==> flow/design.v <==
module pc (
    input   wire                clk,
    input   wire                rst,
    input   wire                pause_i,
    input   wire                sel_i,
    input   wire[15:0]  br_addr_i,
    output  wire[15:0]  pc4_o,
    output  reg[15:0]   pc_o
);
assign pc4_o = pc_o + 4;
always @(posedge clk or posedge rst) begin
    if(rst) begin
        pc_o <= 16'h0000;
    end else if (pause_i == 1'b1) begin
        pc_o <= pc_o;
    end else if (sel_i == 1'b1)begin
        pc_o <= br_addr_i;
    end else begin
        pc_o <= pc_o + 4;
    end
end
endmodule  
module if_id (
    input   wire                clk,
    input   wire                rst,
    input   wire                pause_i,
    input   wire[15:0]  pc_i,
    input   wire[15:0]  pc4_i,
    input   wire[31:0]      inst_i,
    input   wire                flush_i,
    output  reg[15:0]   pc_o,
    output  reg[15:0]   pc4_o,
    output  reg[31:0]       inst_o
);
always @(posedge clk or posedge rst) begin
    if(rst) begin
        pc_o   <= 16'b0;
        pc4_o  <= 16'b0;
        inst_o <= 32'b0;
    end else if(flush_i) begin
        pc_o   <= 16'b0;
        pc4_o  <= 16'b0;
        inst_o <= 32'b0;
    end else if(pause_i == 1'b1) begin
        pc_o   <= pc_o;
        pc4_o  <= pc4_o;
        inst_o <= inst_o;
    end else begin
        pc_o   <= pc_i;
        pc4_o  <= pc4_i;
        inst_o <= inst_i;
    end
end
endmodule  
module regfile (
    input   wire                clk,
    input   wire                wen,
    input   wire[4:0]   waddr,
    input   wire[4:0]   raddr1,
    input   wire[4:0]   raddr2,
    input   wire[31:0]      wdata,
    output  wire[31:0]      data1_o,     
    output  wire[31:0]      data2_o      
);
reg [31:0]  regs[0:31];
assign  data1_o = (raddr1 == 5'b00000) ? 32'h0000_0000 
                  : (wen && raddr1 == waddr) ?  wdata
                  : regs[raddr1];
assign  data2_o = (raddr2 == 5'b00000) ? 32'h0000_0000 
                  : (wen && raddr2 == waddr) ?  wdata
                  : regs[raddr2];
always @(posedge clk) begin
    if(wen) begin
        regs[waddr] <= wdata;
    end else begin
        regs[0] <= 32'h0000_0000; 
    end
end
endmodule  
module ctrl (
    input   wire        rst,
    input   wire[6:0]   opcode,
    input   wire[2:0]   func3,
    input   wire[6:0]   func7,
    output  reg         inst_valid,
    output  reg[2:0]    imm_sel,
    output  reg         reg_wen,
    output  reg         op1_sel,
    output  reg         op2_sel,
    output  reg[1:0]    alu_sel,
    output  reg[3:0]    alu_op,
    output  reg         mem_wen,
    output  reg[1:0]    wb_sel,
    output  reg[2:0]    br_sel,
    output  wire        is_jalr_o
);
assign is_jalr_o = (opcode == 7'b1100111) && (func3 == 3'b000);
always @(*) begin
    if(rst) begin
        inst_valid = 1'b0;
        imm_sel    = 3'b000;
        reg_wen    = 1'b0;
        op1_sel    = 1'b0;
        op2_sel    = 1'b1;
        alu_sel    = 2'b00;
        alu_op     = 4'b0000;
        mem_wen    = 1'b0;
        wb_sel     = 2'b00;
        br_sel     = 3'b000;
    end
    else begin
        case (opcode)
            7'b0110011: begin
                case (func7[5]) 
                    1'b0: begin
                        case (func3)
                            3'b000: begin        
                                inst_valid = 1'b1;             
                                imm_sel    = 3'b000;
                                reg_wen    = 1'b1;
                                op1_sel    = 1'b1;
                                op2_sel    = 1'b0;
                                alu_sel    = 2'b01;
                                alu_op     = 4'b0001;
                                mem_wen    = 1'b0;
                                wb_sel     = 2'b10;
                                br_sel     = 3'b000;
                            end
                            3'b010: begin      
                                inst_valid = 1'b1;                 
                                imm_sel    = 3'b000;
                                reg_wen    = 1'b1;
                                op1_sel    = 1'b1;
                                op2_sel    = 1'b0;
                                alu_sel    = 2'b01;
                                alu_op     = 4'b1011;
                                mem_wen    = 1'b0;
                                wb_sel     = 2'b10;
                                br_sel     = 3'b000;
                            end
                            3'b011: begin     
                                inst_valid = 1'b1;                   
                                imm_sel    = 3'b000;
                                reg_wen    = 1'b1;
                                op1_sel    = 1'b1;
                                op2_sel    = 1'b0;
                                alu_sel    = 2'b01;
                                alu_op     = 4'b1100;
                                mem_wen    = 1'b0;
                                wb_sel     = 2'b10;
                                br_sel     = 3'b000;
                            end
                            3'b111: begin     
                                inst_valid = 1'b1;                  
                                imm_sel    = 3'b000;
                                reg_wen    = 1'b1;
                                op1_sel    = 1'b1;
                                op2_sel    = 1'b0;
                                alu_sel    = 2'b11;
                                alu_op     = 4'b1000;
                                mem_wen    = 1'b0;
                                wb_sel     = 2'b10;
                                br_sel     = 3'b000;
                            end
                            3'b110: begin    
                                inst_valid = 1'b1;               
                                imm_sel    = 3'b000;
                                reg_wen    = 1'b1;
                                op1_sel    = 1'b1;
                                op2_sel    = 1'b0;
                                alu_sel    = 2'b11;
                                alu_op     = 4'b1001;
                                mem_wen    = 1'b0;
                                wb_sel     = 2'b10;
                                br_sel     = 3'b000;
                            end
                            3'b100: begin     
                                inst_valid = 1'b1;                 
                                imm_sel    = 3'b000;
                                reg_wen    = 1'b1;
                                op1_sel    = 1'b1;
                                op2_sel    = 1'b0;
                                alu_sel    = 2'b11;
                                alu_op     = 4'b1010;
                                mem_wen    = 1'b0;
                                wb_sel     = 2'b10;
                                br_sel     = 3'b000;
                            end
                            3'b001: begin   
                                inst_valid = 1'b1;                    
                                imm_sel    = 3'b000;
                                reg_wen    = 1'b1;
                                op1_sel    = 1'b1;
                                op2_sel    = 1'b0;
                                alu_sel    = 2'b10;
                                alu_op     = 4'b0101;
                                mem_wen    = 1'b0;
                                wb_sel     = 2'b10;
                                br_sel     = 3'b000;
                            end
                            3'b101: begin    
                                inst_valid = 1'b1;                    
                                imm_sel    = 3'b000;
                                reg_wen    = 1'b1;
                                op1_sel    = 1'b1;
                                op2_sel    = 1'b0;
                                alu_sel    = 2'b10;
                                alu_op     = 4'b0110;
                                mem_wen    = 1'b0;
                                wb_sel     = 2'b10;
                                br_sel     = 3'b000;
                            end
                            default begin
                                inst_valid = 1'b0;
                                imm_sel    = 3'b000;
                                reg_wen    = 1'b0;
                                op1_sel    = 1'b0;
                                op2_sel    = 1'b1;
                                alu_sel    = 2'b00;
                                alu_op     = 4'b0000;
                                mem_wen    = 1'b0;
                                wb_sel     = 2'b00;
                                br_sel     = 3'b000;
                            end
                        endcase
                    end
                    1'b1: begin
                        case (func3)
                            3'b000: begin   
                                inst_valid = 1'b1;                    
                                imm_sel    = 3'b000;
                                reg_wen    = 1'b1;
                                op1_sel    = 1'b1;
                                op2_sel    = 1'b0;
                                alu_sel    = 2'b01;
                                alu_op     = 4'b0010;
                                mem_wen    = 1'b0;
                                wb_sel     = 2'b10;
                                br_sel     = 3'b000;
                            end
                            3'b101: begin
                                inst_valid = 1'b1;
                                imm_sel    = 3'b000;
                                reg_wen    = 1'b1;
                                op1_sel    = 1'b1;
                                op2_sel    = 1'b0;
                                alu_sel    = 2'b10;
                                alu_op     = 4'b0111;
                                mem_wen    = 1'b0;
                                wb_sel     = 2'b10;
                                br_sel     = 3'b000;
                            end
                            default begin
                                inst_valid = 1'b0;
                                imm_sel    = 3'b000;
                                reg_wen    = 1'b0;
                                op1_sel    = 1'b0;
                                op2_sel    = 1'b1;
                                alu_sel    = 2'b00;
                                alu_op     = 4'b0000;
                                mem_wen    = 1'b0;
                                wb_sel     = 2'b00;
                                br_sel     = 3'b000;
                            end
                        endcase
                    end
                    default begin
                        inst_valid = 1'b0;
                        imm_sel    = 3'b000;
                        reg_wen    = 1'b0;
                        op1_sel    = 1'b0;
                        op2_sel    = 1'b1;
                        alu_sel    = 2'b00;
                        alu_op     = 4'b0000;
                        mem_wen    = 1'b0;
                        wb_sel     = 2'b00;
                        br_sel     = 3'b000;
                    end
                endcase
            end
            7'b0010011: begin
                case (func3)
                    3'b000: begin       
                        inst_valid = 1'b1;                 
                        imm_sel    = 3'b001;
                        reg_wen    = 1'b1;
                        op1_sel    = 1'b1;
                        op2_sel    = 1'b1;
                        alu_sel    = 2'b01;
                        alu_op     = 4'b0001;
                        mem_wen    = 1'b0;
                        wb_sel     = 2'b10;
                        br_sel     = 3'b000;
                    end
                    3'b010: begin       
                        inst_valid = 1'b1;                
                        imm_sel    = 3'b001;
                        reg_wen    = 1'b1;
                        op1_sel    = 1'b1;
                        op2_sel    = 1'b1;
                        alu_sel    = 2'b01;
                        alu_op     = 4'b1011;
                        mem_wen    = 1'b0;
                        wb_sel     = 2'b10;
                        br_sel     = 3'b000;
                    end
                    3'b011: begin      
                        inst_valid = 1'b1;                  
                        imm_sel    = 3'b001;
                        reg_wen    = 1'b1;
                        op1_sel    = 1'b1;
                        op2_sel    = 1'b1;
                        alu_sel    = 2'b01;
                        alu_op     = 4'b1100;
                        mem_wen    = 1'b0;
                        wb_sel     = 2'b10;
                        br_sel     = 3'b000;
                    end
                    3'b111: begin     
                        inst_valid = 1'b1;                  
                        imm_sel    = 3'b001;
                        reg_wen    = 1'b1;
                        op1_sel    = 1'b1;
                        op2_sel    = 1'b1;
                        alu_sel    = 2'b11;
                        alu_op     = 4'b1000;
                        mem_wen    = 1'b0;
                        wb_sel     = 2'b10;
                        br_sel     = 3'b000;
                    end
                    3'b110: begin        
                        inst_valid = 1'b1;                
                        imm_sel    = 3'b001;
                        reg_wen    = 1'b1;
                        op1_sel    = 1'b1;
                        op2_sel    = 1'b1;
                        alu_sel    = 2'b11;
                        alu_op     = 4'b1001;
                        mem_wen    = 1'b0;
                        wb_sel     = 2'b10;
                        br_sel     = 3'b000;
                    end 
                    3'b100: begin     
                        inst_valid = 1'b1;                  
                        imm_sel    = 3'b001;
                        reg_wen    = 1'b1;
                        op1_sel    = 1'b1;
                        op2_sel    = 1'b1;
                        alu_sel    = 2'b11;
                        alu_op     = 4'b1010;
                        mem_wen    = 1'b0;
                        wb_sel     = 2'b10;
                        br_sel     = 3'b000;
                    end
                    3'b001: begin     
                        inst_valid = 1'b1;                  
                        imm_sel    = 3'b001;
                        reg_wen    = 1'b1;
                        op1_sel    = 1'b1;
                        op2_sel    = 1'b1;
                        alu_sel    = 2'b10;
                        alu_op     = 4'b0101;
                        mem_wen    = 1'b0;
                        wb_sel     = 2'b10;
                        br_sel     = 3'b000;
                    end
                    3'b101: begin   
                        inst_valid = 1'b1;                    
                        imm_sel    = 3'b001;
                        reg_wen    = 1'b1;
                        op1_sel    = 1'b1;
                        op2_sel    = 1'b1;
                        alu_sel    = 2'b10;
                        mem_wen    = 1'b0;
                        wb_sel     = 2'b10;
                        br_sel     = 3'b000;
                        if(func7[5]) begin
                            alu_op = 4'b0111;
                        end else begin
                            alu_op = 4'b0110;
                        end
                    end
                    default begin
                        inst_valid = 1'b0;
                        imm_sel    = 3'b000;
                        reg_wen    = 1'b0;
                        op1_sel    = 1'b0;
                        op2_sel    = 1'b1;
                        alu_sel    = 2'b00;
                        alu_op     = 4'b0000;
                        mem_wen    = 1'b0;
                        wb_sel     = 2'b00;
                        br_sel     = 3'b000;
                    end
                endcase
            end
            7'b0000011: begin
                case (func3)
                    3'b010: begin
                        inst_valid = 1'b1;
                        imm_sel    = 3'b001;
                        reg_wen    = 1'b1;
                        op1_sel    = 1'b1;
                        op2_sel    = 1'b1;
                        alu_sel    = 2'b01;
                        alu_op     = 4'b0001;
                        mem_wen    = 1'b0;
                        wb_sel     = 2'b11;
                        br_sel     = 3'b000;
                    end
                    default begin
                        inst_valid = 1'b0;
                        imm_sel    = 3'b000;
                        reg_wen    = 1'b0;
                        op1_sel    = 1'b0;
                        op2_sel    = 1'b1;
                        alu_sel    = 2'b00;
                        alu_op     = 4'b0000;
                        mem_wen    = 1'b0;
                        wb_sel     = 2'b00;
                        br_sel     = 3'b000;
                    end
                endcase
            end
            7'b1100111: begin
                if(func3 == 3'b000) begin
                        inst_valid = 1'b1;                       
                        imm_sel    = 3'b001;
                        reg_wen    = 1'b1;
                        op1_sel    = 1'b0;
                        op2_sel    = 1'b1;
                        alu_sel    = 2'b00;
                        alu_op     = 4'b0000;
                        mem_wen    = 1'b0;
                        wb_sel     = 2'b01;
                        br_sel     = 3'b111;
                end else begin     
                    inst_valid = 1'b0;
                    imm_sel    = 3'b000;
                    reg_wen    = 1'b0;
                    op1_sel    = 1'b0;
                    op2_sel    = 1'b1;
                    alu_sel    = 2'b00;
                    alu_op     = 4'b0000;
                    mem_wen    = 1'b0;
                    wb_sel     = 2'b00;
                    br_sel     = 3'b000;
                end
            end
            7'b0100011: begin
                case (func3)
                    3'b010: begin
                        inst_valid = 1'b1;
                        imm_sel    = 3'b010;
                        reg_wen    = 1'b0;
                        op1_sel    = 1'b1;
                        op2_sel    = 1'b1;
                        alu_sel    = 2'b01;
                        alu_op     = 4'b0001;
                        mem_wen    = 1'b1;
                        wb_sel     = 2'b00;
                        br_sel     = 3'b000;
                    end
                    default begin     
                        inst_valid = 1'b0;
                        imm_sel    = 3'b000;
                        reg_wen    = 1'b0;
                        op1_sel    = 1'b0;
                        op2_sel    = 1'b1;
                        alu_sel    = 2'b00;
                        alu_op     = 4'b0000;
                        mem_wen    = 1'b0;
                        wb_sel     = 2'b00;
                        br_sel     = 3'b000;
                    end
                endcase
            end
            7'b1100011: begin
                case (func3)
                    3'b000: begin
                        inst_valid = 1'b1;
                        imm_sel    = 3'b011;
                        reg_wen    = 1'b0;
                        op1_sel    = 1'b0;
                        op2_sel    = 1'b1;
                        alu_sel    = 2'b01;
                        alu_op     = 4'b0001;
                        mem_wen    = 1'b0;
                        wb_sel     = 2'b00;
                        br_sel     = 3'b001;
                    end
                    3'b001: begin
                        inst_valid = 1'b1;
                        imm_sel    = 3'b011;
                        reg_wen    = 1'b0;
                        op1_sel    = 1'b0;
                        op2_sel    = 1'b1;
                        alu_sel    = 2'b01;
                        alu_op     = 4'b0001;
                        mem_wen    = 1'b0;
                        wb_sel     = 2'b00;
                        br_sel     = 3'b010;
                    end
                    3'b100: begin
                        inst_valid = 1'b1;
                        imm_sel    = 3'b011;
                        reg_wen    = 1'b0;
                        op1_sel    = 1'b0;
                        op2_sel    = 1'b1;
                        alu_sel    = 2'b01;
                        alu_op     = 4'b0001;
                        mem_wen    = 1'b0;
                        wb_sel     = 2'b00;
                        br_sel     = 3'b011;
                    end
                    3'b110: begin
                        inst_valid = 1'b1;
                        imm_sel    = 3'b011;
                        reg_wen    = 1'b0;
                        op1_sel    = 1'b0;
                        op2_sel    = 1'b1;
                        alu_sel    = 2'b01;
                        alu_op     = 4'b0001;
                        mem_wen    = 1'b0;
                        wb_sel     = 2'b00;
                        br_sel     = 3'b100;
                    end
                    3'b101: begin
                        inst_valid = 1'b1;
                        imm_sel    = 3'b011;
                        reg_wen    = 1'b0;
                        op1_sel    = 1'b0;
                        op2_sel    = 1'b1;
                        alu_sel    = 2'b01;
                        alu_op     = 4'b0001;
                        mem_wen    = 1'b0;
                        wb_sel     = 2'b00;
                        br_sel     = 3'b101;
                    end
                    3'b111: begin 
                        inst_valid = 1'b1;   
                        imm_sel    = 3'b011;
                        reg_wen    = 1'b0;
                        op1_sel    = 1'b0;
                        op2_sel    = 1'b1;
                        alu_sel    = 2'b01;
                        alu_op     = 4'b0001;
                        mem_wen    = 1'b0;
                        wb_sel     = 2'b00;
                        br_sel     = 3'b110;
                    end
                    default begin   
                        inst_valid = 1'b0;
                        imm_sel    = 3'b000;
                        reg_wen    = 1'b0;
                        op1_sel    = 1'b0;
                        op2_sel    = 1'b1;
                        alu_sel    = 2'b00;
                        alu_op     = 4'b0000;
                        mem_wen    = 1'b0;
                        wb_sel     = 2'b00;
                        br_sel     = 3'b000;
                    end
                endcase
            end
            7'b0110111: begin
                inst_valid = 1'b1;
                imm_sel    = 3'b100;
                reg_wen    = 1'b1;
                op1_sel    = 1'b1;
                op2_sel    = 1'b1;
                alu_sel    = 2'b01;
                alu_op     = 4'b0011;
                mem_wen    = 1'b0;
                wb_sel     = 2'b10;
                br_sel     = 3'b000;
            end
            7'b0010111: begin       
                inst_valid = 1'b1;      
                imm_sel    = 3'b100;
                reg_wen    = 1'b1;
                op1_sel    = 1'b0;
                op2_sel    = 1'b1;
                alu_sel    = 2'b01;
                alu_op     = 4'b0001;
                mem_wen    = 1'b0;
                wb_sel     = 2'b10;
                br_sel     = 3'b000;
            end
            7'b1101111: begin
                inst_valid = 1'b1;
                imm_sel    = 3'b101;
                reg_wen    = 1'b1;
                op1_sel    = 1'b0;
                op2_sel    = 1'b1;
                alu_sel    = 2'b01;
                alu_op     = 4'b0001;
                mem_wen    = 1'b0;
                wb_sel     = 2'b01;
                br_sel     = 3'b111;
            end
            default begin
                inst_valid = 1'b0;
                imm_sel    = 3'b000;
                reg_wen    = 1'b0;
                op1_sel    = 1'b0;
                op2_sel    = 1'b1;
                alu_sel    = 2'b00;
                alu_op     = 4'b0000;
                mem_wen    = 1'b0;
                wb_sel     = 2'b00;
                br_sel     = 3'b000;
            end
        endcase
    end
end
endmodule  
module imm_gen (
    input   wire            rst,
    input   wire[2:0]       sel_i,
    input   wire[31:7]      data_i,
    output  reg[31:0]   imm_o
);
always @(*) begin
    if(rst) begin
        imm_o = 32'h0000_0000;
    end else begin
        case (sel_i)
            3'b001: begin
                imm_o = { { 20{data_i[31]} }, data_i[31:20]};
            end
            3'b010: begin
                imm_o = { { 20{data_i[31]} } , data_i[31:25], data_i[11:7]};
            end
            3'b011: begin
                imm_o = { { 20{data_i[31]} } , data_i[7], data_i[30:25], data_i[11:8], 1'b0};
            end
            3'b100: begin
                imm_o = { data_i[31:12], 12'b0};
            end
            3'b101: begin
                imm_o = {  { 12{data_i[31]} }, data_i[19:12], data_i[20], data_i[30:21], 1'b0 };
            end
            default begin
                imm_o = 32'h0000_0000;
            end
        endcase
    end
end
endmodule  
module branch (
    input   wire            rst,
    input   wire[2:0]       sel_i,
    input   wire[31:0]  data1_i,
    input   wire[31:0]  data2_i,
    input   wire[15:0]      pc_i,
    input   wire[15:0]      imm_i,
    input   wire            is_jalr_i,
    output  wire[15:0]      br_addr_o,
    output  reg             pc_sel_o
);
assign br_addr_o = (is_jalr_i) ? (data1_i + imm_i) : pc_i + imm_i;
wire[31:0] data_sub = data1_i + ( ~data2_i + 1 );
wire data1_eq_data2 = (data1_i == data2_i);
wire data1_lt_data2 = ( (sel_i == 3'b011) || (sel_i == 3'b101) ) ?
                            (  ( data1_i[31] && !data2_i[31])
                            || ( data1_i[31] &&  data2_i[31] && data_sub[31])
                            || (!data1_i[31] && !data2_i[31] && data_sub[31]) )
                            :  ( data1_i < data2_i );
always @(*) begin
    if(rst) begin
        pc_sel_o = 1'b0;
    end else begin
        case (sel_i)
            3'b001: begin
                pc_sel_o = data1_eq_data2;
            end
            3'b010: begin
                pc_sel_o = ~data1_eq_data2;
            end          
            3'b011,3'b100: begin
                pc_sel_o = data1_lt_data2;
            end     
            3'b101,3'b110: begin
                pc_sel_o = ~data1_lt_data2;
            end
            3'b111: begin
                pc_sel_o = 1'b1;
            end
            default begin
                pc_sel_o = 1'b0;
            end
        endcase
    end
end
endmodule  
module id (
    input   wire                rst,
    input   wire[31:0]      inst_i,
    input   wire[31:0]      rdata1_i,
    input   wire[31:0]      rdata2_i,
    input   wire[15:0]          pc_i,
    output  wire                inst_valid_o,
    output  wire                pc_sel_o,
    output  wire[15:0]          br_addr_o,
    output  wire                reg_wen_o,
    output  wire[4:0]   reg_waddr_o,
    output  wire[31:0]      op1_o,
    output  wire[31:0]      op2_o,
    output  wire[1:0]           alu_sel_o,
    output  wire[3:0]           alu_op_o,
    output  wire                mem_wen_o,
    output  wire[31:0]      mem_wdata_o,
    output  wire[1:0]           wb_sel_o,
    input   wire                ex_wen_i,
    input   wire[4:0]   ex_waddr_i,
    input   wire[31:0]      ex_wdata_i,
    input   wire                mem_wen_i,
    input   wire[4:0]   mem_waddr_i,
    input   wire[31:0]      mem_wdata_i,
    output  wire                op1_sel_o,
    output  wire[4:0]   raddr1_o,
    output  wire                op2_sel_o,
    output  wire[4:0]   raddr2_o
);
wire[2:0]    ctrl_imm_sel_o;
wire         ctrl_op1_sel_o;
wire         ctrl_op2_sel_o;
wire[2:0]    ctrl_br_sel_o;
wire         ctrl_is_jalr_o;
wire[31:0]  immgen_imm_o;
wire    reg1_ex_forward = (ex_wen_i == 1'b1) && (ex_waddr_i == inst_i[19:15]);
wire    reg1_mem_forward = (mem_wen_i == 1'b1) && (mem_waddr_i == inst_i[19:15]);
wire    reg2_ex_forward = (ex_wen_i == 1'b1) && (ex_waddr_i == inst_i[24:20]);
wire    reg2_mem_forward = (mem_wen_i == 1'b1) && (mem_waddr_i == inst_i[24:20]);
wire[31:0]    reg1_data = (inst_i[19:15] == 5'b00000) ? 32'h0000_0000 
                                : (reg1_ex_forward == 1'b1) ? ex_wdata_i
                                : (reg1_mem_forward == 1'b1) ? mem_wdata_i
                                : rdata1_i ;
wire[31:0]    reg2_data = (inst_i[24:20] == 5'b00000) ? 32'h0000_0000
                                : (reg2_ex_forward == 1'b1) ? ex_wdata_i
                                : (reg2_mem_forward == 1'b1) ? mem_wdata_i
                                : rdata2_i ;
assign op1_o = (ctrl_op1_sel_o == 1'b0) ? {16'b0,pc_i} 
                : reg1_data;
assign op2_o = (ctrl_op2_sel_o == 1'b1) ? immgen_imm_o 
                : reg2_data;
ctrl u_ctrl(
    .rst(rst),
    .opcode(inst_i[6:0]),
    .func3(inst_i[14:12]),
    .func7(inst_i[31:25]),
    .inst_valid(inst_valid_o),
    .imm_sel(ctrl_imm_sel_o),
    .reg_wen(reg_wen_o),
    .op1_sel(ctrl_op1_sel_o),
    .op2_sel(ctrl_op2_sel_o),
    .alu_sel(alu_sel_o),
    .alu_op(alu_op_o),
    .mem_wen(mem_wen_o),
    .wb_sel(wb_sel_o),
    .br_sel(ctrl_br_sel_o),
    .is_jalr_o(ctrl_is_jalr_o)
);
imm_gen u_imm_gen(
    .rst(rst),
    .sel_i(ctrl_imm_sel_o),
    .data_i(inst_i[31:7]),
    .imm_o(immgen_imm_o)
);
branch u_branch(
    .rst(rst),
    .sel_i(ctrl_br_sel_o),
    .data1_i(reg1_data),
    .data2_i(reg2_data),
    .pc_i(pc_i),
    .imm_i(immgen_imm_o[15:0]),
    .is_jalr_i(ctrl_is_jalr_o),
    .pc_sel_o(pc_sel_o),
    .br_addr_o(br_addr_o)
);
assign reg_waddr_o = inst_i[11:7];
assign mem_wdata_o = reg2_data;
wire uses_rs1 = (inst_i[6:0] == 7'b0110011)  || (inst_i[6:0] == 7'b0010011) ||
                (inst_i[6:0] == 7'b0000011) || (inst_i[6:0] == 7'b1100111) ||
                (inst_i[6:0] == 7'b0100011)  || (inst_i[6:0] == 7'b1100011);
wire uses_rs2 = (inst_i[6:0] == 7'b0110011)  || (inst_i[6:0] == 7'b0100011)  ||
                (inst_i[6:0] == 7'b1100011);
assign op1_sel_o = uses_rs1 ? 1'b1 : 1'b0;
assign raddr1_o  = inst_i[19:15];
assign op2_sel_o = uses_rs2 ? 1'b0 : 1'b1;
assign raddr2_o  = inst_i[24:20]; 
endmodule  
module id_ex (
    input   wire                clk,
    input   wire                rst,
    input   wire                pause_i,
    input   wire                inst_valid_i,
    input   wire[31:0]      op1_i,
    input   wire[31:0]      op2_i,
    input   wire[1:0]           alu_sel_i,
    input   wire[3:0]           alu_op_i,
    input   wire                reg_wen_i,
    input   wire[4:0]   reg_waddr_i,
    input   wire[1:0]           wb_sel_i,
    input   wire[15:0]  pc_i,
    input   wire[15:0]  pc4_i,
    input   wire                mem_wen_i,
    input   wire[31:0]      mem_wdata_i,
    output  reg                 inst_valid_o,
    output  reg[31:0]       op1_o,
    output  reg[31:0]       op2_o,
    output  reg[1:0]            alu_sel_o,
    output  reg[3:0]            alu_op_o,
    output  reg                 reg_wen_o,
    output  reg[4:0]    reg_waddr_o,
    output  reg[1:0]            wb_sel_o,
    output  reg[15:0]   pc_o,
    output  reg[15:0]   pc4_o,
    output  reg                 mem_wen_o,
    output  reg[31:0]       mem_wdata_o
);
always @(posedge clk or posedge rst) begin
    if(rst) begin
        inst_valid_o <= 1'b0;
        op1_o        <= 32'h0000_0000;
        op2_o        <= 32'h0000_0000;
        alu_sel_o    <= 2'b00;
        alu_op_o     <= 4'b0000;
        reg_wen_o    <= 1'b0;
        reg_waddr_o  <= 5'b00000;
        wb_sel_o     <= 2'b00;
        pc_o         <= 16'h0000;
        pc4_o        <= 16'h0000;
        mem_wen_o    <= 1'b0;
        mem_wdata_o  <= 1'b0;
    end else if(pause_i == 1'b1) begin
        inst_valid_o <= 1'b0;
        op1_o        <= 32'h0000_0000;
        op2_o        <= 32'h0000_0000;
        alu_sel_o    <= 2'b00;
        alu_op_o     <= 4'b0000;
        reg_wen_o    <= 1'b0;
        reg_waddr_o  <= 5'b00000;
        wb_sel_o     <= 2'b00;
        pc_o         <= 16'h0000;
        pc4_o        <= 16'h0000;
        mem_wen_o    <= 1'b0;
        mem_wdata_o  <= 1'b0;
    end else begin
        inst_valid_o <= inst_valid_i;
        op1_o        <= op1_i;
        op2_o        <= op2_i;
        alu_sel_o    <= alu_sel_i;
        alu_op_o     <= alu_op_i;
        reg_wen_o    <= reg_wen_i;
        reg_waddr_o  <= reg_waddr_i;
        wb_sel_o     <= wb_sel_i;
        pc_o         <= pc_i;
        pc4_o        <= pc4_i;
        mem_wen_o    <= mem_wen_i;
        mem_wdata_o  <= mem_wdata_i;
    end
end
endmodule  
module alu (
    input   wire            rst,
    input   wire[31:0]  num1_i,
    input   wire[31:0]  num2_i,
    input   wire[1:0]       sel,    
    input   wire[3:0]       op,     
    output  reg[31:0]       result_o
);
reg[31:0]   result_arith;
reg[31:0]   result_shift;
reg[31:0]   result_logic;
wire[31:0] num_add = num1_i + num2_i;
wire[31:0] num_sub = num1_i + ( ~num2_i + 1 );
wire num1_eq_num2 = (num1_i == num2_i);
wire num1_lt_num2 = ( op == 4'b1011) ?
                            (  ( num1_i[31] && !num2_i[31])
                            || ( num1_i[31] &&  num2_i[31] && num_sub[31])
                            || (!num1_i[31] && !num2_i[31] && num_sub[31]) )
                            :  ( num1_i < num2_i );
always @(*) begin
    if(rst) begin
        result_arith = 32'h0000_0000;
    end else begin
        case (op)
            4'b0001: begin
                result_arith = num_add;
            end
            4'b0010: begin
                result_arith = num_sub;
            end
            4'b0011: begin
                result_arith = num2_i;
            end
            4'b1011,4'b1100: begin
                result_arith = num1_lt_num2;
            end
            default begin
                result_arith = 32'h0000_0000;
            end        
        endcase
    end
end
always @(*) begin
    if(rst) begin
        result_shift = 32'h0000_0000;
    end else begin
        case (op)
            4'b0101: begin
                result_shift = num1_i << num2_i[4:0];
            end
            4'b0110: begin
                result_shift = num1_i >> num2_i[4:0];
            end
            4'b0111: begin
                result_shift = $signed( num1_i ) >>> num2_i[4:0];
            end
            default begin
                result_shift = 32'h0000_0000;
            end
        endcase
    end
end
always @(*) begin
    if(rst) begin
        result_logic = 32'h0000_0000;
    end else begin
        case (op)
            4'b1000: begin
                result_logic = num1_i & num2_i;
            end
            4'b1001: begin
                result_logic = num1_i | num2_i;
            end
            4'b1010: begin
                result_logic = num1_i ^ num2_i;
            end
            default begin
                result_logic = 32'h0000_0000;
            end
        endcase
    end 
end
always @(*) begin
    case (sel)
        2'b01: begin
            result_o = result_arith;
        end
        2'b11: begin
            result_o = result_logic;
        end
        2'b10: begin
            result_o = result_shift;
        end
        default begin
            result_o = 32'h0000_0000;
        end
    endcase
end
endmodule  
module ex (      
    input  wire                 rst,
    input  wire                 inst_valid_i,
    input  wire[31:0]       op1_i,
    input  wire[31:0]       op2_i,
    input  wire[1:0]            alu_sel_i,
    input  wire[3:0]            alu_op_i,
    input  wire                 reg_wen_i,
    input  wire[4:0]    reg_waddr_i,
    input  wire[1:0]            wb_sel_i,
    input  wire[15:0]   pc_i,
    input  wire[15:0]   pc4_i,
    input  wire                 mem_wen_i,
    input  wire[31:0]       mem_wdata_i, 
    output wire                 inst_valid_o,
    output wire                 mem_wen_o,
    output wire[31:0]       mem_wdata_o,
    output wire                 reg_wen_o,
    output wire[4:0]    reg_waddr_o,
    output wire[31:0]       alu_result_o,
    output wire[1:0]            wb_sel_o,
    output wire[15:0]           pc_o,
    output wire[15:0]           pc4_o,
    output wire[31:0]       data_forward_o
);
assign inst_valid_o = inst_valid_i;
assign mem_wen_o = mem_wen_i;
assign mem_wdata_o = mem_wdata_i;
assign reg_wen_o = reg_wen_i;
assign reg_waddr_o = reg_waddr_i;
assign wb_sel_o = wb_sel_i;
assign pc_o  = pc_i;
assign pc4_o = pc4_i;
alu u_alu(
    .rst(rst),
    .num1_i(op1_i),
    .num2_i(op2_i),
    .sel(alu_sel_i),
    .op(alu_op_i),
    .result_o(alu_result_o)
);
assign data_forward_o = wb_sel_i == (2'b01) ? {16'b0,pc4_i} : alu_result_o;
endmodule  
module ex_mem (
    input   wire                clk,
    input   wire                rst,
    input   wire                pause_i, 
    input   wire                inst_valid_i,
    input   wire                mem_wen_i,
    input   wire[31:0]      mem_wdata_i,
    input   wire                reg_wen_i,
    input   wire[4:0]   reg_waddr_i,
    input   wire[31:0]      alu_result_i,
    input   wire[1:0]           wb_sel_i, 
    input   wire[15:0]          pc_i,
    input   wire[15:0]          pc4_i,
    output   reg                inst_valid_o,
    output   reg                mem_wen_o,
    output   reg[31:0]      mem_wdata_o,
    output   reg                reg_wen_o,
    output   reg[4:0]   reg_waddr_o,
    output   reg[31:0]      alu_result_o,
    output   reg[1:0]           wb_sel_o,
    output   reg[15:0]          pc_o,
    output   reg[15:0]          pc4_o
);
always @(posedge clk or posedge rst) begin
    if(rst) begin
        inst_valid_o <= 1'b0;
        mem_wen_o    <= 1'b0;
        mem_wdata_o  <= 32'h0000_0000;
        reg_wen_o    <= 1'b0;
        reg_waddr_o  <= 5'b00000;
        alu_result_o <= 32'h0000_0000;
        wb_sel_o     <= 2'b00;
        pc_o         <= 16'h0000;
        pc4_o        <= 16'h0000;
    end else if(pause_i == 1'b1) begin
        inst_valid_o <= 1'b0;
        mem_wen_o    <= 1'b0;
        mem_wdata_o  <= 32'h0000_0000;
        reg_wen_o    <= 1'b0;
        reg_waddr_o  <= 5'b00000;
        alu_result_o <= 32'h0000_0000;
        wb_sel_o     <= 2'b00;
        pc_o         <= 16'h0000;
        pc4_o        <= 16'h0000;
    end else begin
        inst_valid_o <= inst_valid_i;
        mem_wen_o    <= mem_wen_i;
        mem_wdata_o  <= mem_wdata_i;
        reg_wen_o    <= reg_wen_i;
        reg_waddr_o  <= reg_waddr_i;
        alu_result_o <= alu_result_i;
        wb_sel_o     <= wb_sel_i;
        pc_o         <= pc_i;
        pc4_o        <= pc4_i;
    end
end
endmodule  
module mem (
    input   wire[31:0]      alu_result_i,
    input   wire[1:0]           wb_sel_i,
    input   wire[15:0]          pc4_i,
    input   wire[31:0]      dm_data_i,
    output  wire[31:0]      reg_wdata_o
);
assign  reg_wdata_o = (wb_sel_i == 2'b10) ? alu_result_i
                        : (wb_sel_i == 2'b01) ? pc4_i
                        : (wb_sel_i == 2'b11) ? dm_data_i
                        : 32'h0000_0000;
endmodule  
module mem_wb (
    input   wire                clk,
    input   wire                rst,
    input   wire                pause_i, 
    input   wire                inst_valid_i,
    input   wire                reg_wen_i,
    input   wire[4:0]   reg_waddr_i,
    input   wire[31:0]      reg_wdata_i,
    input   wire[15:0]          pc_i,
    output  reg                 inst_valid_o,
    output  reg                 reg_wen_o,
    output  reg[4:0]    reg_waddr_o,
    output  reg[31:0]       reg_wdata_o,
    output  reg[15:0]           pc_o
);
always @(posedge clk or posedge rst) begin
    if(rst) begin
        inst_valid_o <= 1'b0;
        reg_wen_o    <= 1'b0;
        reg_waddr_o  <= 5'b00000;
        reg_wdata_o  <= 32'h0000_0000;
        pc_o         <= 16'h0000;
    end else if(pause_i == 1'b1) begin
        inst_valid_o <= 1'b0;
        reg_wen_o    <= 1'b0;
        reg_waddr_o  <= 5'b00000;
        reg_wdata_o  <= 32'h0000_0000;
        pc_o         <= 16'h0000;
    end else begin
        inst_valid_o <= inst_valid_i;
        reg_wen_o    <= reg_wen_i;
        reg_waddr_o  <= reg_waddr_i;
        reg_wdata_o  <= reg_wdata_i;
        pc_o         <= pc_i;
    end
end
endmodule  
module bubble (
    input   wire                rst,
    input   wire                ex_wen_i,
    input   wire[1:0]           ex_wb_sel_i,
    input   wire[4:0]   ex_reg_waddr_i,
    input   wire                id_op1_sel_i,
    input   wire[4:0]   id_raddr1_i,
    input   wire                id_op2_sel_i,
    input   wire[4:0]   id_raddr2_i,
    output  reg                 pc_pause_o,
    output  reg                 ifid_pause_o,
    output  reg                 idex_pause_o,
    output  reg                 exmem_pause_o,
    output  reg                 memwb_pause_o
);
wire    lu_pause = (ex_wen_i == 1'b1) && ( ex_wb_sel_i == 2'b11 ) 
                && ( ( id_op1_sel_i == 1'b1 && id_raddr1_i == ex_reg_waddr_i)
                    || (id_op2_sel_i == 1'b0 && id_raddr2_i == ex_reg_waddr_i) );
always @(*) begin
    if(rst) begin
        pc_pause_o    = 1'b0; 
        ifid_pause_o  = 1'b0;
        idex_pause_o  = 1'b0;
        exmem_pause_o = 1'b0;
        memwb_pause_o = 1'b0;
    end else if(lu_pause) begin
        pc_pause_o    = 1'b1; 
        ifid_pause_o  = 1'b1;
        idex_pause_o  = 1'b1;
        exmem_pause_o = 1'b0;
        memwb_pause_o = 1'b0;
    end else begin
        pc_pause_o    = 1'b0; 
        ifid_pause_o  = 1'b0;
        idex_pause_o  = 1'b0;
        exmem_pause_o = 1'b0;
        memwb_pause_o = 1'b0;
    end
end
endmodule  
module miniRV (
    input   wire                clk,
    input   wire                rst,
    input   wire[31:0]      inst_i,
    input   wire[31:0]      mem_rdata_i,
    output  wire[13:0]   inst_addr_o,
    output  wire[15:0]          mem_addr_o,
    output  wire                mem_wen_o,
    output  wire[31:0]      mem_wdata_o,
    output          debug_wb_have_inst,    
    output [31:0]   debug_wb_pc,           
    output          debug_wb_ena,          
    output [4:0]    debug_wb_reg,          
    output [31:0]   debug_wb_value         
);
wire                pc_sel_i;
wire                id_pc_sel_o;
wire[15:0]          pc_br_addr_i;
wire[15:0]  pc_pc_o;
wire[15:0]  pc_pc4_o;
assign inst_addr_o = pc_pc_o[15:2];
wire[15:0]          ifid_pc_o;
wire[15:0]          ifid_pc4_o;
wire[31:0]      ifid_inst_o;
wire                idex_inst_valid_i;
wire[31:0]      idex_op1_i;
wire[31:0]      idex_op2_i;
wire[1:0]           idex_alu_sel_i;
wire[3:0]           idex_alu_op_i;
wire                idex_reg_wen_i;
wire[4:0]   idex_reg_waddr_i;
wire[1:0]           idex_wb_sel_i;
wire                idex_mem_wen_i;
wire[31:0]      idex_mem_wdata_i;
wire[31:0]      idex_op1_o;
wire[31:0]      idex_op2_o;
wire[1:0]           idex_alu_sel_o;
wire[3:0]           idex_alu_op_o;
wire                idex_reg_wen_o;
wire[4:0]   idex_reg_waddr_o;
wire[1:0]           idex_wb_sel_o;
wire[15:0]  idex_pc_o;
wire[15:0]  idex_pc4_o;
wire                idex_mem_wen_o;
wire[31:0]      idex_mem_wdata_o;
wire[31:0]      ex_data_forward_o;
wire                exmem_inst_valid_i;
wire                exmem_mem_wen_i;
wire[31:0]      exmem_mem_wdata_i;
wire                exmem_reg_wen_i;
wire[4:0]   exmem_reg_waddr_i;
wire[31:0]      exmem_alu_result_i;
wire[1:0]           exmem_wb_sel_i;
wire[15:0]          exmem_pc4_i;
wire                exmem_inst_valid_o;
wire                exmem_reg_wen_o;
wire[4:0]   exmem_reg_waddr_o;
wire[31:0]      exmem_alu_result_o;
wire[1:0]           exmem_wb_sel_o;
wire[15:0]          exmem_pc4_o;
wire[15:0]          exmem_pc_i;
wire[15:0]          exmem_pc_o;
wire                memwb_reg_wen_i;
wire[4:0]   memwb_reg_waddr_i;
wire[31:0]      memwb_reg_wdata_i;
wire[15:0]          trace_pc; 
wire                regfile_wen_i;
wire[31:0]      regfile_wdata_i;
wire[4:0]   regfile_waddr_i;
wire[4:0]   regfile_raddr1_i;
wire[4:0]   regfile_raddr2_i;
wire[31:0]      regfile_data1_o;
wire[31:0]      regfile_data2_o;
wire[31:0]      alu_num1_i;
wire[31:0]      alu_num2_i;
wire[1:0]           alu_sel_i;    
wire[5:0]           alu_op_i;     
wire                bubble_id_op1_sel_i;
wire[4:0]   bubble_id_raddr1_i;
wire                bubble_id_op2_sel_i;
wire[4:0]   bubble_id_raddr2_i;
wire                bubble_pc_pause_o;
wire                bubble_ifid_pause_o;
wire                bubble_idex_pause_o;
wire                bubble_exmem_pause_o;
wire                bubble_memwb_pause_o;
pc u_pc(
    .clk(clk),
    .rst(rst),
    .pause_i(bubble_pc_pause_o),
    .sel_i(pc_sel_i),
    .br_addr_i(pc_br_addr_i),
    .pc4_o(pc_pc4_o),
    .pc_o(pc_pc_o)
);
if_id u_if_id(
    .clk(clk),
    .rst(rst),
    .pause_i(bubble_ifid_pause_o),
    .pc_i(pc_pc_o),
    .pc4_i(pc_pc4_o),
    .inst_i(inst_i),
    .flush_i(pc_sel_i),
    .pc_o(ifid_pc_o),
    .pc4_o(ifid_pc4_o),
    .inst_o(ifid_inst_o)
);
regfile u_regfile(
    .clk(clk),
    .wen(regfile_wen_i),
    .waddr(regfile_waddr_i),
    .raddr1(ifid_inst_o[19:15]),
    .raddr2(ifid_inst_o[24:20]),
    .wdata(regfile_wdata_i),
    .data1_o(regfile_data1_o),
    .data2_o(regfile_data2_o)
);
id u_id(
    .rst(rst),
    .inst_i(ifid_inst_o),
    .rdata1_i(regfile_data1_o),
    .rdata2_i(regfile_data2_o),
    .pc_i(ifid_pc_o),
    .pc_sel_o(id_pc_sel_o),
    .br_addr_o(pc_br_addr_i),
    .reg_wen_o(idex_reg_wen_i),
    .reg_waddr_o(idex_reg_waddr_i),
    .inst_valid_o(idex_inst_valid_i),
    .op1_o(idex_op1_i),
    .op2_o(idex_op2_i),
    .alu_sel_o(idex_alu_sel_i),
    .alu_op_o(idex_alu_op_i),
    .mem_wen_o(idex_mem_wen_i),
    .mem_wdata_o(idex_mem_wdata_i),
    .wb_sel_o(idex_wb_sel_i),
    .ex_wen_i(exmem_reg_wen_i),
    .ex_waddr_i(exmem_reg_waddr_i),
    .ex_wdata_i(ex_data_forward_o),
    .mem_wen_i(exmem_reg_wen_o),
    .mem_waddr_i(exmem_reg_waddr_o),
    .mem_wdata_i(memwb_reg_wdata_i),
    .op1_sel_o(bubble_id_op1_sel_i),
    .raddr1_o(bubble_id_raddr1_i),
    .op2_sel_o(bubble_id_op2_sel_i),
    .raddr2_o(bubble_id_raddr2_i)
);
wire idex_inst_valid_o;
id_ex u_id_ex(
    .clk(clk),
    .rst(rst),
    .pause_i(bubble_idex_pause_o),
    .inst_valid_i(idex_inst_valid_i),
    .op1_i(idex_op1_i),
    .op2_i(idex_op2_i),
    .alu_sel_i(idex_alu_sel_i),
    .alu_op_i(idex_alu_op_i),
    .reg_wen_i(idex_reg_wen_i),
    .reg_waddr_i(idex_reg_waddr_i),
    .wb_sel_i(idex_wb_sel_i),
    .pc_i(ifid_pc_o),
    .pc4_i(ifid_pc4_o),
    .mem_wen_i(idex_mem_wen_i),
    .mem_wdata_i(idex_mem_wdata_i),
    .inst_valid_o(idex_inst_valid_o),
    .op1_o(idex_op1_o),
    .op2_o(idex_op2_o),
    .alu_sel_o(idex_alu_sel_o),
    .alu_op_o(idex_alu_op_o),
    .reg_wen_o(idex_reg_wen_o),
    .reg_waddr_o(idex_reg_waddr_o),
    .wb_sel_o(idex_wb_sel_o),
    .pc_o(idex_pc_o),
    .pc4_o(idex_pc4_o),
    .mem_wen_o(idex_mem_wen_o),
    .mem_wdata_o(idex_mem_wdata_o)
);
ex u_ex(
    .rst(rst),
    .inst_valid_i(idex_inst_valid_o),
    .op1_i(idex_op1_o),
    .op2_i(idex_op2_o),
    .alu_sel_i(idex_alu_sel_o),
    .alu_op_i(idex_alu_op_o),
    .reg_wen_i(idex_reg_wen_o),
    .reg_waddr_i(idex_reg_waddr_o),
    .wb_sel_i(idex_wb_sel_o),
    .pc_i(idex_pc_o),
    .pc4_i(idex_pc4_o),
    .mem_wen_i(idex_mem_wen_o),
    .mem_wdata_i(idex_mem_wdata_o),
    .inst_valid_o(exmem_inst_valid_i),
    .mem_wen_o(exmem_mem_wen_i),
    .mem_wdata_o(exmem_mem_wdata_i),
    .reg_wen_o(exmem_reg_wen_i),
    .reg_waddr_o(exmem_reg_waddr_i),
    .alu_result_o(exmem_alu_result_i),
    .wb_sel_o(exmem_wb_sel_i),
    .pc_o(exmem_pc_i),
    .pc4_o(exmem_pc4_i),
    .data_forward_o(ex_data_forward_o)
);
ex_mem u_ex_mem(
    .clk(clk),
    .rst(rst),
    .pause_i(bubble_exmem_pause_o),
    .inst_valid_i(exmem_inst_valid_i),
    .mem_wen_i(exmem_mem_wen_i),
    .mem_wdata_i(exmem_mem_wdata_i),
    .reg_wen_i(exmem_reg_wen_i),
    .reg_waddr_i(exmem_reg_waddr_i),
    .alu_result_i(exmem_alu_result_i),
    .wb_sel_i(exmem_wb_sel_i), 
    .pc4_i(exmem_pc4_i),
    .inst_valid_o(exmem_inst_valid_o),
    .mem_wen_o(mem_wen_o),
    .mem_wdata_o(mem_wdata_o),
    .reg_wen_o(exmem_reg_wen_o),
    .reg_waddr_o(exmem_reg_waddr_o),
    .alu_result_o(exmem_alu_result_o),
    .wb_sel_o(exmem_wb_sel_o), 
    .pc4_o(exmem_pc4_o),
    .pc_i(exmem_pc_i),
    .pc_o(exmem_pc_o)
);
mem u_mem(
    .alu_result_i(exmem_alu_result_o),
    .wb_sel_i(exmem_wb_sel_o),
    .pc4_i(exmem_pc4_o),
    .dm_data_i(mem_rdata_i),
    .reg_wdata_o(memwb_reg_wdata_i)
);
mem_wb u_mem_wb(
    .clk(clk),
    .rst(rst),
    .pause_i(bubble_memwb_pause_o),
    .inst_valid_i(exmem_inst_valid_o),
    .reg_wen_i(exmem_reg_wen_o),
    .reg_waddr_i(exmem_reg_waddr_o),
    .reg_wdata_i(memwb_reg_wdata_i),
    .inst_valid_o(debug_wb_have_inst),
    .reg_wen_o(regfile_wen_i),
    .reg_waddr_o(regfile_waddr_i),
    .reg_wdata_o(regfile_wdata_i),
    .pc_i(exmem_pc_o),
    .pc_o(trace_pc)
);
bubble u_bubble(
    .rst(rst),
    .ex_wen_i(idex_reg_wen_o),
    .ex_wb_sel_i(idex_wb_sel_o),
    .ex_reg_waddr_i(idex_reg_waddr_o),
    .id_op1_sel_i(bubble_id_op1_sel_i),
    .id_raddr1_i(bubble_id_raddr1_i),
    .id_op2_sel_i(bubble_id_op2_sel_i),
    .id_raddr2_i(bubble_id_raddr2_i),
    .pc_pause_o(bubble_pc_pause_o),
    .ifid_pause_o(bubble_ifid_pause_o),
    .idex_pause_o(bubble_idex_pause_o),
    .exmem_pause_o(bubble_exmem_pause_o),
    .memwb_pause_o(bubble_memwb_pause_o)
);
assign mem_addr_o = exmem_alu_result_o[15:0];
assign pc_sel_i = id_pc_sel_o & ~bubble_pc_pause_o;
assign debug_wb_pc        = {16'b0,trace_pc};
assign debug_wb_ena       = regfile_wen_i;
assign debug_wb_reg       = regfile_waddr_i;
assign debug_wb_value     = regfile_wdata_i;
endmodule  
Reports on miniRV

The steps from the RTL of miniRV to its reports follow in flow order.
Lines are those of the file above, counted from 1.
Operators carry their Yosys type and port widths (W data, S select, Z words).
Library cell names are shortened.
Not given: n/a

Design top: miniRV
Clock input: clk
Library: sky130hd
Timing corner: tt_025C_1v80

Word-level counts

Source: Yosys, flattened and elaborated, memories not mapped. Widths are those after wreduce. Registers that Yosys merges into a memory's read port (data or address) are not register bits. Print and check cells do not count.
Yosys's memory passes give these memory sizes; they may raise the number of words (mostly to a power of two), join words into wider ones and drop unused or constant bits.

Latch bits: 0
Word width x clocked read ports: 0
Memory bits (read-only): 48
Word-level cells: 282
Input port bits: 66
Flip-flop bits (word level): 385
Output and inout port bits: 134
Memory cells: 2
Bits in writable memories: 1024

Bitwise gates (word level): 10
Muxes and demuxes: 115
Div/mod/pow operators: 0
Reduce/logical cells: 55
Add/subtract/negate cells: 8
Order comparisons: 2
Equal/unequal tests: 57
Multiply operators: 0
Shift-type cells: 3

Memories:

| name            | depth | bits a word | read ports | wr ports | line | source |
| u_regfile.regs  | 32    | 32          | 2          | 1        | 65   | `reg [31:0]  regs[0:31];` |
| (no name shown) | 8     | 6           | 1          | 0        | 116  | `case (func3)` |

Operators by type and width:

| kind                    | count |
| $mux W32                | 25 |
| $pmux W32 S3            | 3 |
| $pmux W32 S5            | 1 |
| $pmux W32 S4            | 1 |
| $mux W16                | 8 |
| $add A32 B32 Y32        | 3 |
| $add A32 B1 Y32 const B | 2 |
| $lt A32 B32 Y1          | 2 |
| $not A32 Y32            | 2 |
| $eq A5 B5 Y1            | 8 |
| $add A16 B16 Y16        | 2 |
| $eq A32 B32 Y1          | 1 |
| $and A32 B32 Y32        | 1 |
| $or A32 B32 Y32         | 1 |
| $xor A32 B32 Y32        | 1 |
| $shl A32 B5 Y32         | 1 |
| $shr A32 B5 Y32         | 1 |
| $sshr A32 B5 Y32        | 1 |
| $reduce_or A32 Y1       | 1 |
| $pmux W4 S8             | 1 |
| $mux W1                 | 32 |
| $eq A3 B3 Y1 const B    | 10 |
| $pmux W4 S6             | 1 |
| $pmux W3 S8             | 1 |
| $logic_and A1 B1 Y1     | 21 |
| $eq A7 B6 Y1 const B    | 3 |
| $eq A7 B7 Y1 const B    | 3 |
| $eq A4 B4 Y1 const B    | 5 |

Not listed: further kinds 38, cells in them 108.

Longest topological paths

Yosys ltp: most cells in a row. Word level: on the elaborated netlist, between registers, memories and ports. Mapped: between sequential cells and ports; inverters and the memories' decode and read muxes count.

Depth in word-level cells: 25
ABC_AREA: 0
Gate-level depth with buffers: 46
Depth with buffers taken out: 39

Synthesis result

Yosys stat after the flow's synthesis: flattened, memories mapped to cells. It holds for the ABC_AREA given above (unset counts as 0); a run with the other value may have another netlist.

Cell types:

| type     | count | area in all (µm²) |
| edfxtp_1 | 1024  | 3.07E+04 |
| mux4_2   | 695   | 1.57E+04 |
| dfrtp_1  | 379   | 9.48E+03 |
| ha_1     | 145   | 1814.24 |
| mux2i_1  | 140   | 1.4E+03 |
| a21oi_1  | 258   | 1.29E+03 |
| nand2_1  | 312   | 1.17E+03 |
| nor2_1   | 310   | 1.16E+03 |
| o21ai_0  | 214   | 1.07E+03 |
| clkbuf_1 | 211   | 792.01 |
| and2_1   | 113   | 706.928 |
| a22o_1   | 80    | 700.672 |
| mux2_2   | 55    | 619.344 |
| buf_2    | 109   | 545.523 |
| a211oi_1 | 67    | 502.982 |
| inv_1    | 119   | 446.678 |
| xnor2_1  | 46    | 402.886 |
| nand3_1  | 77    | 385.37 |

Not listed: further types 83, cells in them 919.

Synthesis area: 75489.9 µm²
Buffers: 437
Flip-flop cells: 1403
Area of sequential cells: 40233.6 µm²
Cells in the netlist: 5273

By module: a second synthesis without flattening, with its own total; a netlist apart from the flattened one above.

Cell total of the unflattened synthesis: 6097
Area (unflattened synthesis): 79461.2 µm²

Rows give one instance, submodules left out.

Modules:

| module  | cells | instances | seq. area (µm²) | area (µm²) |
| regfile | 2661  | 1         | 30749.5         | 48418.9 |
| alu     | 1334  | 1         | 0.0             | 9469.1 |
| id_ex   | 305   | 1         | 3603.5          | 4774.6 |
| ex_mem  | 224   | 1         | 2652.5          | 3387.0 |
| id      | 471   | 1         | 0.0             | 2857.7 |
| if_id   | 207   | 1         | 1601.5          | 2621.3 |
| branch  | 250   | 1         | 0.0             | 1905.6 |
| mem_wb  | 117   | 1         | 1376.3          | 1881.8 |
| pc      | 118   | 1         | 400.4           | 1106.1 |
| ex      | 111   | 1         | 0.0             | 912.1 |
| mem     | 74    | 1         | 0.0             | 734.5 |
| ctrl    | 107   | 1         | 0.0             | 660.6 |
| imm_gen | 79    | 1         | 0.0             | 432.9 |
| bubble  | 21    | 1         | 0.0             | 161.4 |
| miniRV  | 18    | 1         | 0.0             | 137.6 |

Timing after synthesis

Path of least setup slack by OpenSTA after synthesis, without wires, with an ideal clock, recovery checks aside; 20% of the period is set as input and as output delay. Where synthesis merged equal registers, the netlist keeps one of their names.

Path kind: input port to flip-flop
Start point: input port rst
End point: register u_if_id.inst_o[17]
Library setup time: 0.068 ns
Stages on the path: 25
Required time: 9.432 ns
Clock period: 9.5 ns
External input delay: 1.900 ns
Delay of the path: 15.073 ns
Arrival: 16.905 ns
Path slack: -7.473 ns
Launch time at the first pin: 1.900 ns
Path buffers: 2
Period reached after synthesis: 16.973 ns

"delay of the path" is the arrival time less input delay plus setup time.
"stages on the path": output pins that drive a net of the path, with the launching flip-flop's if there is one; two outputs of one cell count as two.
"period reached after synthesis" = period - worst setup slack (recovery checks aside). The figure is calculated, with input and output delays left at 20% of the set period.
The rows between start and end are the longest chain of elaborated cells between them; the timing report does not say that the signal goes this way. Where chains are equally long, one stands for them.
A line is the first line of the expression or statement that the cell stems from. Yosys adds cells for indexed reads and writes and turns some case tables into memories.
At most two assigning lines are given for a register; there are more.

Path through: clkinv_1 > nand2_1 > clkbuf_1 > o21ai_0 > a311o_1 > mux2i_1 > mux2_2 > nor2_1 > ha_1 > a21o_1 > a21o_1 > a221oi_1 > o31ai_1 > nor2b_1 > o31ai_1 > a31oi_1 > nor2_1 > fa_1 > a32oi_1 > a211o_1 > o211ai_1 > a21oi_1 > nor2_1 > clkbuf_1 > a22o_1
Cells in the longest elaborated chain: 17
Elaborated cells between the ends (all ways): 45
Those cells by class: 2 x add/sub; 1 x compare; 9 x eq/ne; 16 x mux; 5 x logic; 12 x reduce/logical

Ends and longest elaborated chain, post-synthesis:

| item                            | line | source |
| start, declared                 | 1156 | `input   wire                rst,` |
| $mux W32                        | 909  | `if(rst) begin` |
| $pmux W32 S3                    | 949  | `case (sel)` |
| $mux W32                        | 1006 | `assign data_forward_o = wb_sel_i == (2'b01) ? {16'b0,pc4_i} : alu_result_o;` |
| $mux W32                        | 741  | `: (reg2_ex_forward == 1'b1) ? ex_wdata_i` |
| $mux W32                        | 740  | `wire[31:0]    reg2_data = (inst_i[24:20] == 5'b00000) ? 32'h0000_0000` |
| $not A32 Y32                    | 663  | `wire[31:0] data_sub = data1_i + ( ~data2_i + 1 );` |
| $add A32 B1 Y32                 | 663  |  |
| [... 2 more ...]                | n/a  |  |
| $logic_or A1 B1 Y1 (2 in a row) | 666  | `(  ( data1_i[31] && !data2_i[31])` |
| $mux W1                         | 665  | `wire data1_lt_data2 = ( (sel_i == 3'b011) \|\| (sel_i == 3'b101) ) ?` |
| $not A1 Y1                      | 685  | `pc_sel_o = ~data1_lt_data2;` |
| $pmux W1 S5                     | 674  | `case (sel_i)` |
| $mux W1                         | 671  | `if(rst) begin` |
| $and A1 B1 Y1                   | 1416 | `assign pc_sel_i = id_pc_sel_o & ~bubble_pc_pause_o;` |
| $mux W32                        | 40   | `end else if(flush_i) begin` |
| end, assigned                   | 47   | `inst_o <= inst_o;` |
| end, assigned                   | 51   | `inst_o <= inst_i;` |
| end, declared                   | 33   | `output  reg[31:0]       inst_o` |

Some nets on the timed path still bear RTL names; the line given drives or declares the net.

Named nets, post-synthesis:

| signal                | line |
| exmem_alu_result_i[9] | 949 |

Worst path after layout

From the final timing report of run 1: the path of least setup slack in the routed layout; clock arrival at registers is part of the times.

Path kind: flip-flop to flip-flop
Start point: register u_id_ex.op1_o[27]
End point: register u_pc.pc_o[3]
Clock period: 5.03 ns
Launch time at the first pin: 0.81 ns
Path buffers: 2
Library setup time: 0.12 ns
Stages on the path: 41
Path slack: -2.22 ns
Required time: 5.72 ns
Arrival: 7.94 ns

The rows between start and end are the longest chain of elaborated cells between them; the timing report does not say that the signal goes this way. Where chains are equally long, one stands for them.
At most two assigning lines are given for a register; there are more.

Path through: dfrtp_1 > inv_2 > ha_4 > or4_4 > nor4_4 > and2_1 > a22oi_2 > o21a_1 > a21oi_2 > nor2_1 > nor2_1 > nor2_1 > o21bai_2 > fa_2 > nor2_1 > mux2i_1 > o32ai_2 > a22oi_2 > [... 5 more ...] > ha_2 > o21ai_2 > a31oi_1 > o31ai_2 > nor2b_2 > o31ai_1 > a31oi_1 > nor2_1 > fa_2 > a32oi_1 > a211o_1 > o211ai_1 > a21oi_2 > buf_12 > nor2_4 > buf_12 > and2_4 > a221o_1
Cells in the longest elaborated chain: 23
Elaborated cells between the ends (all ways): 49
Those cells by class: 5 x add/sub; 2 x compare; 1 x eq/ne; 3 x shift; 18 x mux; 7 x logic; 13 x reduce/logical

Ends and longest elaborated chain, post-layout:

| item                            | line | source |
| start, declared                 | 811  | `output  reg[31:0]       op1_o,` |
| start, assigned                 | 826  | `op1_o        <= 32'h0000_0000;` |
| start, assigned                 | 852  | `op1_o        <= op1_i;` |
| $add A32 B32 Y32                | 878  | `wire[31:0] num_sub = num1_i + ( ~num2_i + 1 );` |
| $logic_and A1 B1 Y1             | 882  | `\|\| ( num1_i[31] &&  num2_i[31] && num_sub[31])` |
| $logic_or A1 B1 Y1 (2 in a row) | 881  | `(  ( num1_i[31] && !num2_i[31])` |
| $mux W1                         | 880  | `wire num1_lt_num2 = ( op == 4'b1011) ?` |
| $pmux W32 S4                    | 889  | `case (op)` |
| $mux W32                        | 886  | `if(rst) begin` |
| $pmux W32 S3                    | 949  | `case (sel)` |
| [... 7 more ...]                | n/a  |  |
| $logic_or A1 B1 Y1 (2 in a row) | 666  | `(  ( data1_i[31] && !data2_i[31])` |
| $mux W1                         | 665  | `wire data1_lt_data2 = ( (sel_i == 3'b011) \|\| (sel_i == 3'b101) ) ?` |
| $not A1 Y1                      | 685  | `pc_sel_o = ~data1_lt_data2;` |
| $pmux W1 S5                     | 674  | `case (sel_i)` |
| $mux W1                         | 671  | `if(rst) begin` |
| $and A1 B1 Y1                   | 1416 | `assign pc_sel_i = id_pc_sel_o & ~bubble_pc_pause_o;` |
| $mux W16                        | 16   | `end else if (sel_i == 1'b1)begin` |
| end, assigned                   | 15   | `pc_o <= pc_o;` |
| end, assigned                   | 17   | `pc_o <= br_addr_i;` |
| end, declared                   | 8    | `output  reg[15:0]   pc_o` |

Some nets on the timed path still bear RTL names; the line given drives or declares the net.

Named nets, post-layout:

| signal                | line |
| exmem_alu_result_i[0] | 949 |

Add stored flow runs of miniRV

Design miniRV on sky130hd. What follows are 4 stored runs of the flow, each under its own settings; their order means nothing. The constraints put input and output delay at 20% of the set period each and load the outputs with 0.01 pF.
"clock period achieved": clock period set for the run, less the worst setup slack. It is reckoned from that one timing run; input and output delays stay at 20% of the period that was set.
"critical path time" = time allowed to the worst setup path (clock period - input delay - output delay, where it has them) - its slack; a late launch clock adds to it, a late capture clock takes from it.
By "overall power" is meant OpenSTA's value without simulated activity: inputs other than the clock are taken to toggle once in ten clock periods, and the tool carries that through the logic.
Among the settings, -- means not set for that run.

| item                                   | run 1                  | run 2                  | run 3                  | run 4                  |
| CELL_PAD_IN_SITES_DETAIL_PLACEMENT     | 1                      | 0                      | 1                      | --                     |
| CELL_PAD_IN_SITES_GLOBAL_PLACEMENT     | 1                      | --                     | 3                      | --                     |
| CORE_UTILIZATION                       | 38                     | 43                     | 38                     | 16                     |
| period_ns                              | 5.03                   | 7.73                   | 5.03                   | 11.1                   |
| CAP_MARGIN                             | 20                     | 30                     | 20                     | 20                     |
| CORE_MARGIN                            | 2                      | 3                      | 5                      | 2                      |
| SLEW_MARGIN                            | 20                     | 20                     | 20                     | 20                     |
| CORE_ASPECT_RATIO                      | --                     | 0.88                   | --                     | --                     |
| CTS_CLUSTER_SIZE                       | --                     | 89                     | --                     | --                     |
| GPL_ROUTABILITY_DRIVEN                 | --                     | 1                      | --                     | 0                      |
| MIN_ROUTING_LAYER                      | --                     | met1                   | --                     | --                     |
| TNS_END_PERCENT                        | --                     | 80                     | 65                     | --                     |
| ABC_AREA                               | --                     | --                     | 1                      | --                     |
| HOLD_SLACK_MARGIN                      | --                     | --                     | -0.04                  | --                     |
| MAX_ROUTING_LAYER                      | --                     | --                     | met4                   | --                     |
| CTS_CLUSTER_DIAMETER                   | --                     | --                     | --                     | 364                    |
| GPL_TIMING_DRIVEN                      | --                     | --                     | --                     | 0                      |
| PLACE_DENSITY_LB_ADDON                 | --                     | --                     | --                     | 0.14                   |
| SETUP_SLACK_MARGIN                     | --                     | --                     | --                     | -0.26                  |
| cell area after synthesis (µm²)        | 75489.9                | 75489.9                | 78198.7                | 75489.9                |
| total die area (µm²)                   | 202239.0               | 180632.0               | 214957.0               | 477322.0               |
| standard-cell area after routing (µm²) | 97826.3                | 88482.4                | 103551.0               | 94335.5                |
| utilization (%)                        | 49.6                   | 51.0                   | 50.6                   | 20.1                   |
| lowest setup slack (ns)                | -2.216                 | 0.225                  | -0.661                 | 0.112                  |
| total negative slack (ns)              | -165.047               | 0.000                  | -47.250                | 0.000                  |
| smallest hold slack (ns)               | 0.310                  | 0.339                  | 0.344                  | 0.340                  |
| overall power (mW)                     | 29.006                 | 17.781                 | 32.353                 | 13.052                 |
| clock period achieved (ns)             | 7.246                  | 7.505                  | 5.691                  | 10.988                 |
| critical path time (ns)                | 7.25                   | 7.50                   | 5.69                   | 10.99                  |
| class of the worst setup path          | flip-flop to flip-flop | flip-flop to flip-flop | flip-flop to flip-flop | flip-flop to flip-flop |
